==> flow/design.v <==
module fifo_simple #(
  parameter DP = 32,
  parameter DW = 24,
  parameter CUT_READY = 1,
  parameter ZEROOUT_WHENEMPTY = 0
) (
  input               clk,
  input               rst_n,
  input               w_req,
  output              unfull,
  input  [DW-1:0]     data_i,
  input               r_req,
  output              unempty,
  output [DW-1:0]     data_o
);
localparam AW = $clog2(DP);
reg [DW-1:0] mem [0:DP-1];
reg [AW-1:0] wptr;
reg [AW-1:0] rptr;
reg [AW:0]   cnt;
wire do_w = w_req & unfull;
wire do_r = r_req & unempty;
assign unfull  = (cnt != DP);
assign unempty = (cnt != 0);
assign data_o  = (ZEROOUT_WHENEMPTY != 0 && !unempty) ? {DW{1'b0}} : mem[rptr];
always @(posedge clk) begin
  if (do_w)
    mem[wptr] <= data_i;
end
always @(posedge clk) begin
  if (!rst_n) begin
    wptr <= 0;
    rptr <= 0;
    cnt  <= 0;
  end else begin
    if (do_w)
      wptr <= (wptr == DP-1) ? {AW{1'b0}} : wptr + 1'b1;
    if (do_r)
      rptr <= (rptr == DP-1) ? {AW{1'b0}} : rptr + 1'b1;
    case ({do_w, do_r})
      2'b10: cnt <= cnt + 1'b1;
      2'b01: cnt <= cnt - 1'b1;
      default: cnt <= cnt;
    endcase
  end
end
endmodule
module axis_1553_decoder #(
    parameter clock_speed = 20000000,
    parameter sample_rate = 2000000,
    parameter bit_slice_offset = 0,
    parameter invert_data = 0,
    parameter sample_select = 0
  ) 
  (
    input   aclk,
    input   arstn,
    input   parity_set,  
    output reg  [15:0]  m_axis_tdata,
    output reg          m_axis_tvalid,
    output reg  [7:0]   m_axis_tuser,
    input               m_axis_tready,
    input       [1:0]   diff
  );
    localparam integer base_1553_clock_rate = 1000000;
    localparam integer samples_per_mhz = sample_rate / base_1553_clock_rate;
    localparam integer cycles_per_mhz = clock_speed / base_1553_clock_rate;
    localparam integer delay_time = cycles_per_mhz * 4;
    localparam integer samples_to_skip = ((cycles_per_mhz > samples_per_mhz) ? cycles_per_mhz / samples_per_mhz : 0);
    localparam integer round_sample_select = ((sample_select == 0) ? samples_to_skip/2 : sample_select % samples_to_skip);
    localparam integer bit_rate_per_mhz = samples_per_mhz;
    localparam integer round_bit_slice_offset = ((cycles_per_mhz > samples_per_mhz) ? ((bit_slice_offset == 0) ? bit_rate_per_mhz/4 : bit_slice_offset % bit_rate_per_mhz) : 0);
    localparam integer sync_pulse_len = bit_rate_per_mhz * 3;
    localparam integer bits_per_trans = 20;
    localparam integer synth_bits_per_trans = (bits_per_trans*bit_rate_per_mhz);
    localparam diff_wait    = 5'h01;
    localparam data_cap     = 5'h03;
    localparam data_reduce  = 5'h07;
    localparam parity_gen   = 5'h0F;
    localparam trans        = 5'h1F;
    localparam error        = 5'h00;
    localparam [sync_pulse_len-1:0]sync_cmd_stat = {{sync_pulse_len/2{1'b0}}, {sync_pulse_len/2{1'b1}}};
    localparam [sync_pulse_len-1:0]sync_data     = {{sync_pulse_len/2{1'b1}}, {sync_pulse_len/2{1'b0}}};
    localparam cmd_data = 3'b010;
    localparam cmd_cmnd = 3'b100;
    localparam [(bit_rate_per_mhz)-1:0]bit_pattern = {{bit_rate_per_mhz/2{1'b1}}, {bit_rate_per_mhz/2{1'b0}}};
    localparam [synth_bits_per_trans-1:0]synth_clk = {bits_per_trans{bit_pattern}};
    integer bit_slice_index;
    reg [synth_bits_per_trans-1:0] reg_data;
    reg parity_bit;
    reg delay_bit;
    reg [4:0]  state;
    reg [15:0] data;
    reg [7:0]  cmd;
    reg [1:0]  p_diff;
    reg [clogb2(samples_to_skip):0]        skip_counter;
    reg [clogb2(delay_time)-1:0]           pause_counter;
    reg [clogb2(synth_bits_per_trans)-1:0] trans_counter;
    always @(posedge aclk) begin
      if(arstn == 1'b0) begin
        pause_counter <= delay_time-1;
      end else begin
        case (state)
          data_cap, diff_wait: begin
            pause_counter <= delay_time-1;
            if(diff[0] == diff[1]) begin
              pause_counter <= pause_counter - 1;
              if(pause_counter == 0) begin
                pause_counter <= 0;
              end
            end
          end
          default:
            pause_counter <= delay_time-1;
        endcase
      end
    end
    always @(posedge aclk) begin
      if(arstn == 1'b0) begin
        m_axis_tdata  <= 0;
        m_axis_tvalid <= 0;
        m_axis_tuser  <= 0;
      end else begin
        m_axis_tdata <= m_axis_tdata;
        m_axis_tvalid<= m_axis_tvalid;
        m_axis_tuser <= m_axis_tuser;
        case (state)
                  trans: begin
            m_axis_tdata  <= data;
            m_axis_tuser  <= cmd;
            m_axis_tvalid <= 1'b1;
          end
                          default: begin
            if(m_axis_tready == 1'b1) begin
              m_axis_tdata  <= 0;
              m_axis_tvalid <= 0;
              m_axis_tuser  <= 0;
            end
          end
          endcase
      end
    end
    always @(posedge aclk) begin
      if(arstn == 1'b0) begin
        state           <= error;
        data            <= 0;
        cmd             <= 0;
        parity_bit      <= 0;
        delay_bit       <= 0;
            end else begin
        case (state)
          diff_wait: begin
            state <= diff_wait;
            cmd           <= 0;
            data          <= 0;
            parity_bit    <= 0;
            delay_bit     <= 0;
            if(pause_counter == 0) begin
              delay_bit <= 1'b1;
            end
            if((diff[0] ^ diff[1]) && (skip_counter == 0)) begin
              state <= data_cap;
            end
          end
          data_cap: begin
            state <= data_cap;
                                if(trans_counter == 0) begin
              if(reg_data[synth_bits_per_trans-1:synth_bits_per_trans-sync_pulse_len] == sync_cmd_stat) begin
                state <= data_reduce;
                cmd[7:5] <= cmd_cmnd;
              end
              if(reg_data[synth_bits_per_trans-1:synth_bits_per_trans-sync_pulse_len] == sync_data) begin
                state <= data_reduce;
                cmd[7:5] <= cmd_data;
              end
            end
                      if(pause_counter == 0) begin
              state <= diff_wait;
              cmd   <= 0;
            end
          end
          data_reduce: begin
            state <= parity_gen;
            for(bit_slice_index = 0; bit_slice_index < 16; bit_slice_index = bit_slice_index + 1) begin
              data[bit_slice_index] <= (invert_data > 0 ? ~reg_data[bit_rate_per_mhz*(bit_slice_index+1)+round_bit_slice_offset] : reg_data[bit_rate_per_mhz*(bit_slice_index+1)+round_bit_slice_offset]);
            end
            parity_bit <= (invert_data > 0 ? ~reg_data[round_bit_slice_offset] : reg_data[round_bit_slice_offset]);
            cmd[1] <= (invert_data > 0 ? 1'b1 : 1'b0);
            cmd[2] <= delay_bit;
          end
          parity_gen: begin
            state <= trans;
            cmd[0] <= ~(~(^data) ^ parity_bit ^ parity_set);
          end
          trans:
            state <= diff_wait;
          default:
            state <= diff_wait;
        endcase
      end
    end
    always @(posedge aclk) begin
      if(arstn == 1'b0) begin
        p_diff        <= 2'b11;
        skip_counter  <= 0;
      end else begin
        p_diff <= diff;
        case (state)
          diff_wait, data_cap: begin
            skip_counter <= (samples_to_skip == 0 ? 0 : (skip_counter + 1) % samples_to_skip);          if((state == diff_wait) && (diff[0] == diff[1])) begin
              skip_counter <= skip_counter;
            end
            if((pause_counter == 0) && (diff[0] == diff[1])) begin
              skip_counter <= 0;
            end
            if((p_diff[0] == 0) && (diff[0] == 1)) begin
              skip_counter <= 0;
            end
            if((p_diff[1] == 0) && (diff[1] == 1)) begin
              skip_counter <= 0;
            end
          end
          error: begin
            p_diff        <= 2'b11;
            skip_counter  <= 0;
          end
          default: begin
            skip_counter <= (samples_to_skip == 0 ? 0 : (skip_counter + 1) % samples_to_skip);
          end
        endcase
      end
    end
      always @(posedge aclk) begin
      if(arstn == 1'b0) begin
        reg_data      <= synth_clk;
        trans_counter <= synth_bits_per_trans-1;
      end else begin
        case (state)
                  data_cap: begin
            if(skip_counter == round_sample_select) begin
              reg_data <= {reg_data[synth_bits_per_trans-2:0], p_diff[0]};
              trans_counter <= trans_counter - 1;
            end
            if((pause_counter == 0) && (diff[0] == diff[1])) begin
              reg_data <= synth_clk;
            end
            if(trans_counter == 0) begin
              trans_counter <= 0;
            end
          end
          trans: begin
            reg_data      <= synth_clk;
            trans_counter <= synth_bits_per_trans-1;
          end
          error: begin
            reg_data      <= synth_clk;
            trans_counter <= synth_bits_per_trans-1;
          end
          default: begin
            trans_counter <= synth_bits_per_trans-1;
          end
        endcase
      end
    end
    function integer clogb2;
      input [31:0] value;
      begin
          value = value - 1;
          for (clogb2 = 0; value > 0; clogb2 = clogb2 + 1) begin
              value = value >> 1;
          end
      end
    endfunction
endmodule
module axis_1553_encoder #(
    parameter clock_speed = 2000000,
    parameter sample_rate = 2000000
) 
(
    input aclk,
    input arstn,
    input parity_set,  
    input   [15:0]  s_axis_tdata,
    input           s_axis_tvalid,
    input   [7:0]   s_axis_tuser,
    output          s_axis_tready,
    output  reg [1:0]   diff,
    output  reg         en_diff
);
    localparam integer base_1553_clock_rate = 1000000;
    localparam integer samples_per_mhz = sample_rate / base_1553_clock_rate;
    localparam integer cycles_per_mhz = clock_speed / base_1553_clock_rate;
    localparam integer samples_to_skip = ((cycles_per_mhz > samples_per_mhz) ? cycles_per_mhz / samples_per_mhz - 1 : 0); 
    localparam integer bit_rate_per_mhz = samples_per_mhz;
    localparam integer delay_time = cycles_per_mhz * 4;
    localparam integer sync_pulse_len = bit_rate_per_mhz * 3;
    localparam integer bits_per_trans = 20;
    localparam integer synth_bits_per_trans = (bits_per_trans*bit_rate_per_mhz);
    localparam [(bit_rate_per_mhz)-1:0]bit_pattern = {{bit_rate_per_mhz/2{1'b1}}, {bit_rate_per_mhz/2{1'b0}}};
    localparam [synth_bits_per_trans-1:0]synth_clk = {bits_per_trans{bit_pattern}};
    localparam data_cap     = 3'd1;
    localparam data_invert  = 3'd2;
    localparam parity_gen   = 3'd3;
    localparam process_data = 4;
    localparam pause_ck     = 3'd5;
    localparam trans        = 3'd6;
    localparam error        = 3'd0;
    localparam [sync_pulse_len-1:0]sync_cmd_stat = {{sync_pulse_len/2{1'b0}}, {sync_pulse_len/2{1'b1}}};
    localparam [sync_pulse_len-1:0]sync_data     = {{sync_pulse_len/2{1'b1}}, {sync_pulse_len/2{1'b0}}};
    localparam cmd_data = 3'b010;
    localparam cmd_cmnd = 3'b100;
    localparam enable_diff_output = 1'b1;
    integer xor_index;
    integer cycle_index;
    reg [synth_bits_per_trans-1:0]reg_data;
    reg parity_bit;
    reg [2:0]  state;
    reg [15:0] data;
    reg [15:0] r_data;
    reg [7:0]  cmd;
    reg [clogb2(samples_to_skip):0]         skip_counter;
    reg [clogb2(delay_time)-1:0]            pause_counter;
    reg [clogb2(synth_bits_per_trans)-1:0]  trans_counter;
    reg [clogb2(synth_bits_per_trans)-1:0]  prev_trans_counter;
    assign s_axis_tready = (state == data_cap ? arstn : 0);
    always @(posedge aclk) begin
      if(arstn == 1'b0) begin
        pause_counter <= delay_time-1;
      end else begin
        case (state)
          trans:
            pause_counter <= delay_time-1;
          default: begin
            pause_counter <= pause_counter - 1;
            if(pause_counter == 0) begin
              pause_counter <= 0;
            end
          end
        endcase
      end
    end
    always @(posedge aclk) begin
      if(arstn == 1'b0) begin
        data        <= 0;
        cmd         <= 0;
      end else begin
        case (state)
          data_cap: begin
            if(s_axis_tvalid == 1'b1) begin
              data <= s_axis_tdata;
              cmd  <= s_axis_tuser;
            end
          end
          trans: begin
            data <= 0;
            cmd  <= 0;
          end
          default:begin
            data <= data;
            cmd  <= cmd;
          end
        endcase
      end
    end
    always @(posedge aclk) begin
      if(arstn == 1'b0) begin
        state       <= error;
        parity_bit  <= 0;
        reg_data    <= synth_clk;
      end else begin
        case (state)
          data_cap: begin
            state <= data_cap;
            reg_data <= synth_clk;
            parity_bit <= 0;
            r_data     <= 0;
            if(s_axis_tvalid == 1'b1) begin
              state <= data_invert;
            end
          end
          data_invert: begin
            state <= parity_gen;
            r_data <= data;
            if(cmd[1] == 1'b1) begin
              r_data <= ~data;
            end
          end
          parity_gen: begin
            state <= process_data;
            parity_bit <= (^r_data) ^ parity_set;
          end
          process_data: begin
            state <= pause_ck;
            if(cmd[2] == 1'b0) begin
                state <= trans;
            end
            case (cmd[7:5])
              cmd_data:
                reg_data[synth_bits_per_trans-1:synth_bits_per_trans-sync_pulse_len] <= sync_data;
              cmd_cmnd:
                reg_data[synth_bits_per_trans-1:synth_bits_per_trans-sync_pulse_len] <= sync_cmd_stat;
              default:
                reg_data[synth_bits_per_trans-1:synth_bits_per_trans-sync_pulse_len] <= 0;
            endcase
            reg_data[bit_rate_per_mhz-1:0] <= reg_data[bit_rate_per_mhz-1:0] ^ {bit_rate_per_mhz{parity_bit}} ^ {bit_rate_per_mhz{cmd[0]}};
            for(xor_index = 0; xor_index < 16; xor_index = xor_index + 1) begin
              for(cycle_index = (bit_rate_per_mhz*xor_index)+(bit_rate_per_mhz); cycle_index < (bit_rate_per_mhz*xor_index)+(bit_rate_per_mhz*2); cycle_index = cycle_index + 1)
                reg_data[cycle_index] <= reg_data[cycle_index] ^ r_data[xor_index];
            end
          end
          pause_ck: begin
            state <= pause_ck;
            if(pause_counter == 0) begin
              state <= trans;
            end
          end
          trans: begin
            state <= trans;
            if((trans_counter == 0) && (prev_trans_counter == 0) && (skip_counter == samples_to_skip)) begin
              state <= data_cap;
            end
          end
          default:
            state <= data_cap;
        endcase
      end
    end
    always @(posedge aclk) begin
      if(arstn == 1'b0) begin
        diff                <= 0;
        en_diff             <= ~enable_diff_output;
        trans_counter       <= synth_bits_per_trans-1;
        prev_trans_counter  <= synth_bits_per_trans-1;
      end 
      else begin
        prev_trans_counter <= trans_counter;
        case (state)
          trans: begin
            skip_counter <= skip_counter + 1;
            en_diff <= enable_diff_output;
            diff[0] <= reg_data[trans_counter];
            diff[1] <= ~reg_data[trans_counter];
            if(skip_counter == samples_to_skip) begin
              trans_counter <= trans_counter - 1;
              skip_counter <= 0;
            end
                      if(trans_counter == 0) begin
              trans_counter <= 0;
            end
          end
          default: begin
                      diff                <= 0;
            skip_counter        <= 0;
            en_diff             <= ~enable_diff_output;
            trans_counter       <= synth_bits_per_trans-1;
            prev_trans_counter  <= synth_bits_per_trans-1;
          end
          endcase
      end
    end
    function integer clogb2;
      input [31:0] value;
      begin
          value = value - 1;
          for (clogb2 = 0; value > 0; clogb2 = clogb2 + 1) begin
              value = value >> 1;
          end
      end
    endfunction
endmodule
module Core_1553B
(
  input clk,
  input rst_n,
  input parity_set,
  input  r_fifo_rd,
  output r_fifo_unempty,
  output [23:0] r_fifo_data,
  input  w_fifo_wd,
  output w_fifo_unfull,
  input  [23:0] w_fifo_data,
  input  [1:0] rx_1553,
  output [1:0] tx_1553,
  output en_tx_1553
);
wire [15:0]   m1553_decoder_data;
wire          m1553_decoder_valid;
wire [ 7:0]   m1553_decoder_user;
wire          m1553_decoder_ready;
wire [15:0]   m1553_encoder_data;
wire          m1553_encoder_valid;
wire [ 7:0]   m1553_encoder_user;
wire          m1553_encoder_ready;
axis_1553_decoder mil1553_decoder (
  .aclk(clk),
  .arstn(rst_n),
  .parity_set   (parity_set),
  .m_axis_tdata(m1553_decoder_data),
  .m_axis_tvalid(m1553_decoder_valid),
  .m_axis_tuser(m1553_decoder_user),
  .m_axis_tready(m1553_decoder_ready),
  .diff(rx_1553)
);
fifo_simple #(
  .DP           (32),
  .DW           (16+8),
  .CUT_READY    (1),
  .ZEROOUT_WHENEMPTY  (0)
) decoder_fifo (
  .clk        (clk),
  .rst_n      (rst_n),
  .w_req      (m1553_decoder_valid),
  .unfull     (m1553_decoder_ready),
  .data_i     ({m1553_decoder_user, m1553_decoder_data}),
  .r_req      (r_fifo_rd),
  .unempty    (r_fifo_unempty),
  .data_o     (r_fifo_data)
);
axis_1553_encoder mil1553_encoder (
  .aclk(clk),
  .arstn(rst_n),
  .parity_set   (parity_set),
  .s_axis_tdata(m1553_encoder_data),
  .s_axis_tvalid(m1553_encoder_valid),
  .s_axis_tuser(m1553_encoder_user),
  .s_axis_tready(m1553_encoder_ready),
  .diff(tx_1553),
  .en_diff(en_tx_1553)
);
fifo_simple #(
  .DP           (32),
  .DW           (16+8),
  .CUT_READY    (1),
  .ZEROOUT_WHENEMPTY  (0)
) encoder_fifo (
  .clk        (clk),
  .rst_n      (rst_n),
  .w_req      (w_fifo_wd),
  .unfull     (w_fifo_unfull),
  .data_i     (w_fifo_data),
  .r_req      (m1553_encoder_ready),
  .unempty    (m1553_encoder_valid),
  .data_o     ({m1553_encoder_user, m1553_encoder_data})
);
endmodule
module APB_Slave_Interface#(
    parameter DATAWIDTH = 32,
    parameter REGSNUM = 8
)(
    APB_CLK,
    APB_RESETn,
    APB_RDATA,
    APB_READY,
    APB_SLVERR,
    APB_STRB,
    APB_PROT,
    APB_ADDR,
    APB_ENABLE,
    APB_WRITE,
    APB_WDATA,
    APB_SEL,
    RegsDataOut,
    RegsDataIn,
    beWrdOut,
    beReadOut,
    RegsAddrOut
);
function integer clogb2( 
    input integer data
);
begin
    if(data == 0)
        clogb2 = 1;
    else if(data != 0)
        for(clogb2 = 0; data > 0;clogb2 = clogb2 + 1)
            data = data >> 1;
end
endfunction
localparam REGS_ADDRWIDTH = clogb2(REGSNUM-1);
localparam ADDR_LSB = (DATAWIDTH/32) + 1;
localparam APB_STRB_WIDTH = (DATAWIDTH<=32) ? 4 : 8;
input                               APB_CLK;
input                               APB_RESETn;
output       [DATAWIDTH-1 : 0]      APB_RDATA;
output                              APB_READY;
output                              APB_SLVERR;
input wire  [APB_STRB_WIDTH-1 : 0]  APB_STRB;
input wire  [2 : 0]                 APB_PROT;
input wire                          APB_ENABLE;
input wire                          APB_WRITE;
input wire  [DATAWIDTH-1 : 0]       APB_WDATA;
input wire  [DATAWIDTH-1 : 0]       APB_ADDR;
input wire                          APB_SEL;
output wire [DATAWIDTH*REGSNUM-1 : 0]  RegsDataOut;
input wire  [DATAWIDTH*REGSNUM-1 : 0]  RegsDataIn;
output reg                              beWrdOut;
output reg                              beReadOut;
output reg  [REGS_ADDRWIDTH-1 : 0]      RegsAddrOut;
wire        [REGS_ADDRWIDTH-1 : 0]      regsAddr;
assign regsAddr = APB_ADDR[REGS_ADDRWIDTH+ADDR_LSB-1 : ADDR_LSB];
reg [DATAWIDTH-1 : 0] APB_RDATA_R;
reg APB_READY_R;
reg APB_SLVERR_R;
assign APB_RDATA = APB_RDATA_R;
assign APB_READY = APB_READY_R;
assign APB_SLVERR = APB_SLVERR_R;
reg [DATAWIDTH-1 : 0] DeviceRegs [REGSNUM-1 : 0];
wire [DATAWIDTH-1:0] DeviceRegs_r [REGSNUM-1 : 0];
genvar i;
generate
    for(i=0; i<REGSNUM; i = i+1) begin: link_regs
        assign RegsDataOut[(i+1)*DATAWIDTH-1 : i*DATAWIDTH] = DeviceRegs[i];
        assign DeviceRegs_r[i] = RegsDataIn[(i+1)*DATAWIDTH-1 : i*DATAWIDTH];
    end
endgenerate
localparam First  = 2'd0;
localparam Second = 2'd1;
localparam Third  = 2'd2;
reg [1 : 0] APBState;
integer k;
always @(posedge APB_CLK or negedge APB_RESETn )
begin
    if (!APB_RESETn) begin
        APBState <= First;
        APB_RDATA_R <= 0;
        APB_READY_R <= 0;
        APB_SLVERR_R <= 0;
        RegsAddrOut <= 0;
        beWrdOut <= 0;
        beReadOut <= 0;
        for(k=0; k<REGSNUM; k=k+1)begin
            DeviceRegs[k] <= 0;
        end
    end
    else begin
        case(APBState)
            First: begin
                if(APB_SEL && (regsAddr < REGSNUM)) begin
                    RegsAddrOut <= regsAddr;
                    APBState <= Second;
                end
            end
            Second: begin
                if(APB_ENABLE) begin
                    if(APB_WRITE) begin
                        beWrdOut <= 1;
                        DeviceRegs[regsAddr] <= APB_WDATA;
                    end
                    else begin
                        beReadOut <= 1;
                        APB_RDATA_R <= DeviceRegs_r[RegsAddrOut];
                    end
                    APB_READY_R <= 1;
                    APB_SLVERR_R <= 0;
                    APBState <= Third;
                end
            end
            Third: begin
                APB_READY_R <= 0;
                APB_SLVERR_R <= 0;
                beWrdOut <= 0;
                beReadOut <= 0;
                APBState <= First;
            end
            default: APBState <= First;
        endcase
    end
end
endmodule
module Top_1553B_APB
(
  APB_CLK,
  APB_RESETn,
  APB_RDATA,
  APB_READY,
  APB_SLVERR,
  APB_STRB,
  APB_PROT, 
  APB_ADDR,
  APB_ENABLE,
  APB_WRITE,
  APB_WDATA,
  APB_SEL,
  rx0_1553,
  tx0_1553,
  tx0_en,
  rx1_1553,
  tx1_1553,
  tx1_en
);
localparam DATAWIDTH = 32;
localparam APB_STRB_WIDTH = 8;
localparam REGSNUM = 8;
localparam REGS_ADDRWIDTH = 3;
input                               APB_CLK;
input                               APB_RESETn;
output [DATAWIDTH-1 : 0]            APB_RDATA;
output                              APB_READY;
output                              APB_SLVERR;
input  [APB_STRB_WIDTH-1 : 0]       APB_STRB;
input  [2 : 0]                      APB_PROT;
input  [DATAWIDTH-1 : 0]            APB_ADDR;
input                               APB_ENABLE;
input                               APB_WRITE;
input  [DATAWIDTH-1 : 0]            APB_WDATA;
input                               APB_SEL;
input     [1:0] rx0_1553;
output    [1:0] tx0_1553;
output    tx0_en;
input     [1:0] rx1_1553;
output    [1:0] tx1_1553;
output    tx1_en;
wire [DATAWIDTH*REGSNUM-1 : 0]    RegsDataOut;
wire [DATAWIDTH*REGSNUM-1 : 0]    RegsDataIn;
wire                              beWrdOut;
wire                              beReadOut;
wire [REGS_ADDRWIDTH-1 : 0]       RegsAddrOut;
APB_Slave_Interface#(
    .DATAWIDTH  (DATAWIDTH),
    .REGSNUM    (REGSNUM)
)APB_Inter_inst(
    .APB_CLK(APB_CLK),
    .APB_RESETn(APB_RESETn),
    .APB_RDATA(APB_RDATA),
    .APB_READY(APB_READY),
    .APB_SLVERR(APB_SLVERR),
    .APB_STRB(APB_STRB),
    .APB_PROT(APB_PROT), 
    .APB_ADDR(APB_ADDR),
    .APB_ENABLE(APB_ENABLE),
    .APB_WRITE(APB_WRITE),
    .APB_WDATA(APB_WDATA),
    .APB_SEL(APB_SEL),
    .RegsDataOut (RegsDataOut),
    .RegsDataIn  (RegsDataIn),
    .beWrdOut    (beWrdOut),
    .beReadOut   (beReadOut),
    .RegsAddrOut (RegsAddrOut)
);
wire [DATAWIDTH-1:0] rxreg_one_read;
assign RegsDataIn[3*DATAWIDTH-1 : 2*DATAWIDTH]= rxreg_one_read;
wire rxreg_one_read_sel = beReadOut & (RegsAddrOut == 2);
assign rxreg_one_read[30:24] = 0;
wire [DATAWIDTH-1:0] txreg_one_write = RegsDataOut[4*DATAWIDTH-1 : 3*DATAWIDTH];
wire txreg_one_write_sel = beWrdOut & (RegsAddrOut == 3);
wire [DATAWIDTH-1:0] txreg_one_read;
assign RegsDataIn[4*DATAWIDTH-1 : 3*DATAWIDTH] = txreg_one_read;
assign txreg_one_read[31:1] = 0;
assign RegsDataIn[2*DATAWIDTH-1 : 0] = 0;
assign RegsDataIn[DATAWIDTH*REGSNUM-1 : 4*DATAWIDTH] = 0;
assign tx1_1553 = 2'b00;
assign tx1_en = 1'b0;
Core_1553B CoreOne_inst
(
  .clk              (APB_CLK),
  .rst_n            (APB_RESETn),
  .parity_set       (1'b0),
  .r_fifo_rd        (rxreg_one_read_sel),
  .r_fifo_unempty   (rxreg_one_read[31]),
  .r_fifo_data      (rxreg_one_read[23:0]),
  .w_fifo_wd        (txreg_one_write_sel),
  .w_fifo_unfull    (txreg_one_read[0]),
  .w_fifo_data      (txreg_one_write[23:0]),
  .rx_1553          (rx0_1553),
  .tx_1553          (tx0_1553),
  .en_tx_1553       (tx0_en)
);
endmodule
Memo
Re: synthesis data of Top_1553B_APB

Reports on Top_1553B_APB. Tool output for the design above before and after an edit, in the order of the flow. "before" refers to lines of the RTL above, "after" to lines of the edited file. "change" is "after" less "before", of the values as shown; "rel. change" is that difference over "before", in percent. Operators carry their Yosys type and port widths (W data, S select, Z words). Cell names lack the library's common part. The mark n/a stands for no value.

Top module: Top_1553B_APB. Clock: APB_CLK. Cell library: sky130hd. Timing corner: tt_025C_1v80.

Diff. Unified diff, file above to edited file. This change comes from a script, not from a designer; no optimisation was intended.

```diff
@@ -91,5 +91,5 @@
     reg delay_bit;
     reg [4:0]  state;
-    reg [15:0] data;
+    reg [16:0] data;
     reg [7:0]  cmd;
     reg [1:0]  p_diff;
```

Elaborated design. Yosys after proc, flatten, opt, wreduce and memory -nomap, before mapping. Print and check cells are not counted. Yosys's memory passes give these memory sizes; they may raise the number of words (mostly to a power of two), join words into wider ones and drop unused or constant bits.

Storage and ports: elaborated cells (before 367, after 367, change 0, rel. change 0.00%); output and inout port bits (before 40, after 40, change 0, rel. change 0.00%); register bits after elaboration (before 348, after 348, change 0, rel. change 0.00%); RAM bits (before 1536, after 1536, change 0, rel. change 0.00%); clocked read ports x word width (before 48, after 48, change 0, rel. change 0.00%); memory cells (before 2, after 2, change 0, rel. change 0.00%); input bits (before 84, after 84, change 0, rel. change 0.00%).

Operators by class: reduce/logical cells (before 66, after 66, change 0, rel. change 0.00%); order comparisons (before 1, after 1, change 0, rel. change 0.00%); add/sub/neg operators (before 14, after 14, change 0, rel. change 0.00%); shifts and indexed selects (before 1, after 1, change 0, rel. change 0.00%); eq/ne operators (before 47, after 47, change 0, rel. change 0.00%); bitwise logic cells (before 54, after 54, change 0, rel. change 0.00%); multiplexer cells (before 134, after 134, change 0, rel. change 0.00%); divide/modulo/power cells (before 1, after 1, change 0, rel. change 0.00%).

Memories: words x width with read and write ports (before CoreOne_inst.decoder_fifo.mem 32 x 24 bit 1R1W; CoreOne_inst.encoder_fifo.mem 32 x 24 bit 1R1W, after CoreOne_inst.decoder_fifo.mem 32 x 24 bit 1R1W; CoreOne_inst.encoder_fifo.mem 32 x 24 bit 1R1W).

Operators with widths: $reduce_xor A16 Y1 (before 2, after 1, change -1, rel. change -50.00%); $reduce_xor A17 Y1 (before 0, after 1, change +1); $pmux W1 S2 (before 55, after 55, change 0, rel. change 0.00%); $xor A1 B1 Y1 (before 34, after 34, change 0, rel. change 0.00%); $mux W1 (before 14, after 14, change 0, rel. change 0.00%); $mux W5 (before 14, after 14, change 0, rel. change 0.00%); $reduce_bool A2 Y1 (before 14, after 14, change 0, rel. change 0.00%); $reduce_and A2 Y1 (before 12, after 12, change 0, rel. change 0.00%); $not A1 Y1 (before 11, after 11, change 0, rel. change 0.00%); $mux W3 (before 10, after 10, change 0, rel. change 0.00%); $eq A3 B3 Y1 const B (before 8, after 8, change 0, rel. change 0.00%); $logic_and A1 B1 Y1 (before 8, after 8, change 0, rel. change 0.00%); $mux W2 (before 7, after 7, change 0, rel. change 0.00%); $and A1 B1 Y1 (before 6, after 6, change 0, rel. change 0.00%); $eq A3 B2 Y1 const B (before 6, after 6, change 0, rel. change 0.00%); $reduce_or A2 Y1 (before 6, after 6, change 0, rel. change 0.00%); $eq A5 B5 Y1 const B (before 5, after 5, change 0, rel. change 0.00%); $ne A2 B2 Y1 const B (before 5, after 5, change 0, rel. change 0.00%); $reduce_and A3 Y1 (before 5, after 5, change 0, rel. change 0.00%); $add A5 B1 Y5 const B (before 4, after 4, change 0, rel. change 0.00%); $mux W16 (before 4, after 4, change 0, rel. change 0.00%); $mux W6 (before 4, after 4, change 0, rel. change 0.00%); $pmux W6 S2 (before 4, after 4, change 0, rel. change 0.00%); $sub A6 B1 Y6 const B (before 4, after 4, change 0, rel. change 0.00%); $eq A2 B1 Y1 const B (before 3, after 3, change 0, rel. change 0.00%); $eq A2 B2 Y1 const B (before 3, after 3, change 0, rel. change 0.00%); $logic_not A6 Y1 (before 3, after 3, change 0, rel. change 0.00%); $mux W8 (before 3, after 3, change 0, rel. change 0.00%).

Not every row of either side is listed.

Logic depth. Depth = most cells in a row (Yosys ltp): at word level without a register or memory, in the mapped netlist without a sequential cell, where the memories' decode and read muxes count.

Depth: depth after elaboration (before 7, after 7, change 0, rel. change 0.00%); ABC_AREA (before 0, after 0); gate-level depth with buffers (before 15, after 15, change 0, rel. change 0.00%); depth with buffers taken out (before 13, after 13, change 0, rel. change 0.00%).

Synthesis result. The flow's flattened synthesis, as Yosys stat reports it; memories are mapped. The netlist is that of the ABC_AREA named above (0 if unset); the other value can give another one.

Cells by type: mux2i_1 (before 52, after 9, change -43, rel. change -82.69%); o21ai_0 (before 70, after 29, change -41, rel. change -58.57%); nor2b_1 (before 3, after 29, change +26, rel. change +866.67%); a221o_1 (before 0, after 22, change +22); inv_1 (before 41, after 61, change +20, rel. change +48.78%); mux2_1 (before 0, after 20, change +20); nand2_1 (before 168, after 149, change -19, rel. change -11.31%); mux2_2 (before 25, after 6, change -19, rel. change -76.00%); a21oi_1 (before 87, after 69, change -18, rel. change -20.69%); buf_4 (before 31, after 16, change -15, rel. change -48.39%); a222oi_1 (before 0, after 14, change +14); xor2_1 (before 75, after 88, change +13, rel. change +17.33%); clkbuf_1 (before 105, after 117, change +12, rel. change +11.43%); and3_1 (before 28, after 19, change -9, rel. change -32.14%); and2_1 (before 25, after 32, change +7, rel. change +28.00%); inv_2 (before 0, after 7, change +7); buf_2 (before 32, after 38, change +6, rel. change +18.75%); a22oi_1 (before 1, after 7, change +6, rel. change +600.00%).

Not every row of either side is listed.

Mapped netlist: flip-flop cells (before 1681, after 1681, change 0, rel. change 0.00%); mapped area (um^2) (before 65854.4, after 65656.7, change -197.7, rel. change -0.30%); mapped cells (before 3522, after 3490, change -32, rel. change -0.91%); sequential part of the area (um^2) (before 47857.1, after 47857.1, change 0.0, rel. change 0.00%); buffers (before 199, after 197, change -2, rel. change -1.01%).

The figures by module come from a second, unflattened synthesis with its own total; it is not the netlist above.

Unflattened totals: cell total of the unflattened synthesis (before 5123, after 5123, change 0, rel. change 0.00%); area total of the unflattened synthesis (um^2) (before 84529.8, after 84529.8, change 0.0, rel. change 0.00%).

Each row is one instance without its submodules.

Modules, before: fifo_simple (cells 1534, area 30395.4 um^2, seq. area 23482.5 um^2, instances 2); APB_Slave_Interface (cells 941, area 12976.2 um^2, seq. area 7433.4 um^2, instances 1); axis_1553_encoder (cells 589, area 6103.4 um^2, seq. area 3193.1 um^2, instances 1); axis_1553_decoder (cells 519, area 4609.4 um^2, seq. area 2182.1 um^2, instances 1); Top_1553B_APB (cells 6, area 50.0 um^2, seq. area 0.0 um^2, instances 1); Core_1553B (cells 0, area 0.0 um^2, seq. area 0.0 um^2, instances 1).

Modules, after: fifo_simple (cells 1534, area 30395.4 um^2, seq. area 23482.5 um^2, instances 2); APB_Slave_Interface (cells 941, area 12976.2 um^2, seq. area 7433.4 um^2, instances 1); axis_1553_encoder (cells 589, area 6103.4 um^2, seq. area 3193.1 um^2, instances 1); axis_1553_decoder (cells 519, area 4609.4 um^2, seq. area 2182.1 um^2, instances 1); Top_1553B_APB (cells 6, area 50.0 um^2, seq. area 0.0 um^2, instances 1); Core_1553B (cells 0, area 0.0 um^2, seq. area 0.0 um^2, instances 1).

Worst setup path after synthesis. Source: OpenSTA report_checks on the synthesized netlist (no wires, ideal clock, input and output delay 20% of the period each), path of least setup slack; recovery checks are left aside. Register names are those of the netlist, which keeps one name where synthesis merged equal registers.

Timing after synthesis: kind (before input -> register, after input -> register); from (before in APB_RESETn, after in APB_RESETn); to (before reg CoreOne_inst.encoder_fifo.cnt[5], after reg CoreOne_inst.encoder_fifo.cnt[5]); stages on the path (before 13, after 12, change -1, rel. change -7.69%); setup slack (ns) (before 5.520, after 5.588, change +0.068); clock period (ns) (before 10.0, after 10.0, change 0.0, rel. change 0.00%); data arrival time (ns) (before 4.408, after 4.284, change -0.124, rel. change -2.81%); input delay (ns) (before 2.000, after 2.000, change 0.000, rel. change 0.00%); delay of the path (ns) (before 2.480, after 2.412, change -0.068, rel. change -2.74%); path buffers (before 3, after 2, change -1, rel. change -33.33%); synthesis period reached (ns) (before 4.48, after 4.412, change -0.068, rel. change -1.52%).

"delay of the path" is the arrival time less input delay plus setup time. "stages on the path": output pins that drive a net of the path, with the launching flip-flop's if there is one; two outputs of one cell count as two. "synthesis period reached" is the clock period less the worst setup slack; recovery checks do not enter. This is arithmetic on one report: input and output delays are still those of the set period (20% each). The rows between start and end are the longest chain of elaborated cells between them; the timing report does not say that the signal goes this way. Where chains are equally long, one stands for them. A line is the first line of the expression or statement that the cell stems from. Yosys adds cells for indexed reads and writes and turns some case tables into memories. A register here has more assigning lines than the two given.

Between the ends, after synthesis, before:
Cell sequence: clkbuf_1 clkinv_1 clkbuf_1 buf_1 nor2_1 ha_1 ha_1 a21o_1 a21oi_1 o21bai_1 a21oi_1 mux2i_1 mux2i_1. Under cells in the longest elaborated chain stands 4. For elaborated cells between the ends (all ways) the number is 6. The figure for RTL lines with such cells is 3. Classes of those cells: eq/ne (2); mux (2); logic (1); reduce/logical (1).

Ends and longest elaborated chain, after synthesis, before: start: declaration (line 696) `input                               APB_RESETn;`; $mux W1 (line 325) `assign s_axis_tready = (state == data_cap ? arstn : 0);`; $and A1 B1 Y1 (line 22) `wire do_r = r_req & unempty;`; $eq A2 B1 Y1 (line 40) `case ({do_w, do_r})`; $pmux W6 S2 (line 40); end: assignment (line 41) `2'b10: cnt <= cnt + 1'b1;`; end: assignment (line 42) `2'b01: cnt <= cnt - 1'b1;`; end: declaration (line 20) `reg [AW:0]   cnt;`.

Some nets on the timed path still bear RTL names; the line given drives or declares the net.

Named nets, after synthesis, before (line): CoreOne_inst.encoder_fifo.do_r (22).

Between the ends, after synthesis, after:
Cell sequence: inv_2 clkbuf_1 clkbuf_1 nor2_1 ha_1 ha_1 a21o_1 a21o_1 a21o_1 a311oi_1 xor2_1 nor2_1. Under cells in the longest elaborated chain stands 4. For elaborated cells between the ends (all ways) the number is 6. The figure for RTL lines with such cells is 3. Classes of those cells: eq/ne (2); mux (2); logic (1); reduce/logical (1).

Ends and longest elaborated chain, after synthesis, after: start: declaration (line 696) `input                               APB_RESETn;`; $mux W1 (line 325) `assign s_axis_tready = (state == data_cap ? arstn : 0);`; $and A1 B1 Y1 (line 22) `wire do_r = r_req & unempty;`; $eq A2 B1 Y1 (line 40) `case ({do_w, do_r})`; $pmux W6 S2 (line 40); end: assignment (line 41) `2'b10: cnt <= cnt + 1'b1;`; end: assignment (line 42) `2'b01: cnt <= cnt - 1'b1;`; end: declaration (line 20) `reg [AW:0]   cnt;`.

Named nets, after synthesis, after (line): CoreOne_inst.encoder_fifo.do_r (22).

Path in the finished layout. Path of least setup slack in the final report of the runs of set A (OpenROAD, finished layout, wires in). Where an end is a register, its clock arrival counts in the times.

Timing after layout: kind (before register -> register, after register -> register); from (before reg CoreOne_inst.decoder_fifo.cnt[1], after reg APB_Inter_inst.RegsAddrOut[2]); to (before reg CoreOne_inst.decoder_fifo.cnt[5], after reg CoreOne_inst.encoder_fifo.cnt[5]); setup slack (ns) (before 0.66, after 0.67, change +0.01); path buffers (before 0, after 0, change 0); data arrival time (ns) (before 4.23, after 4.18, change -0.05, rel. change -1.18%); stages on the path (before 13, after 13, change 0, rel. change 0.00%); clock period (ns) (before 4.19, after 4.19, change 0.00, rel. change 0.00%).

The rows between start and end are the longest chain of elaborated cells between them; the timing report does not say that the signal goes this way. Where chains are equally long, one stands for them. A register here has more assigning lines than the two given.

Between the ends, after layout, before:
Cell sequence: dfxtp_1 nor4_1 nand3_1 and2_1 clkinv_1 ha_1 ha_1 a21o_1 a21oi_1 o21bai_1 a21oi_1 mux2i_1 mux2i_1. Under cells in the longest elaborated chain stands 4. For elaborated cells between the ends (all ways) the number is 10. The figure for RTL lines with such cells is 7. Classes of those cells: add/sub (2); eq/ne (3); mux (1); logic (2); reduce/logical (2).

Ends and longest elaborated chain, after layout, before: start: declaration (line 20) `reg [AW:0]   cnt;`; start: assignment (line 41) `2'b10: cnt <= cnt + 1'b1;`; start: assignment (line 42) `2'b01: cnt <= cnt - 1'b1;`; $reduce_bool A6 Y1 (line 24) `assign unempty = (cnt != 0);`; $and A1 B1 Y1 (line 22) `wire do_r = r_req & unempty;`; $eq A2 B1 Y1 (line 40) `case ({do_w, do_r})`; $pmux W6 S2 (line 40); end: assignment (line 41); end: assignment (line 42); end: declaration (line 20).

Between the ends, after layout, after:
Cell sequence: dfrtp_1 nand3b_1 a31oi_1 and2_1 inv_2 ha_1 ha_1 a21o_1 a21o_1 a2111oi_0 a311oi_1 xor2_1 nor2_1. Under cells in the longest elaborated chain stands 5. For elaborated cells between the ends (all ways) the number is 7. Classes of those cells: eq/ne (3); mux (1); logic (2); reduce/logical (1).

Ends and longest elaborated chain, after layout, after: start: declaration (line 598) `output reg  [REGS_ADDRWIDTH-1 : 0]      RegsAddrOut;`; start: assignment (line 628) `RegsAddrOut <= 0;`; start: assignment (line 639) `RegsAddrOut <= regsAddr;`; $eq A3 B2 Y1 (line 745) `wire txreg_one_write_sel = beWrdOut & (RegsAddrOut == 3);`; $and A1 B1 Y1 (line 745); $and A1 B1 Y1 (line 21) `wire do_w = w_req & unfull;`; $eq A2 B1 Y1 (line 40) `case ({do_w, do_r})`; $pmux W6 S2 (line 40); end: assignment (line 41) `2'b10: cnt <= cnt + 1'b1;`; end: assignment (line 42) `2'b01: cnt <= cnt - 1'b1;`; end: declaration (line 20) `reg [AW:0]   cnt;`.

Flow runs. Runs of the flow (Yosys, OpenROAD) on both versions; the two runs of a pair have the same settings. The constraints put input and output delay at 20% of the set period each and load the outputs with 0.01 pF.

Flow settings, set A:
The figure for period_ns is 4.19. Under CAP_MARGIN stands 20. The figure for CORE_MARGIN is 2. CORE_UTILIZATION: 40. The entry for SLEW_MARGIN reads 20.

Final reports, set A: utilization in the final report (%) (before 46.3, after 46.2, change -0.1); lowest setup slack (ns) (before 0.655, after 0.674, change +0.019); achieved period (ns) (before 3.535, after 3.516, change -0.019, rel. change -0.54%); die outline area (um^2) (before 167899.0, after 167400.0, change -499.0, rel. change -0.30%); post-route setup TNS (ns) (before 0.000, after 0.000, change 0.000); power consumption (µW) (before 35173, after 35578, change +405, rel. change +1.15%); netlist area reported by Yosys (um^2) (before 65854.4, after 65656.7, change -197.7, rel. change -0.30%).

"achieved period" means the clock period less the worst setup slack. The figure is calculated, with input and output delays left at 20% of the set period. "power consumption": no workload was simulated; the value follows from the tool's default switching activity.
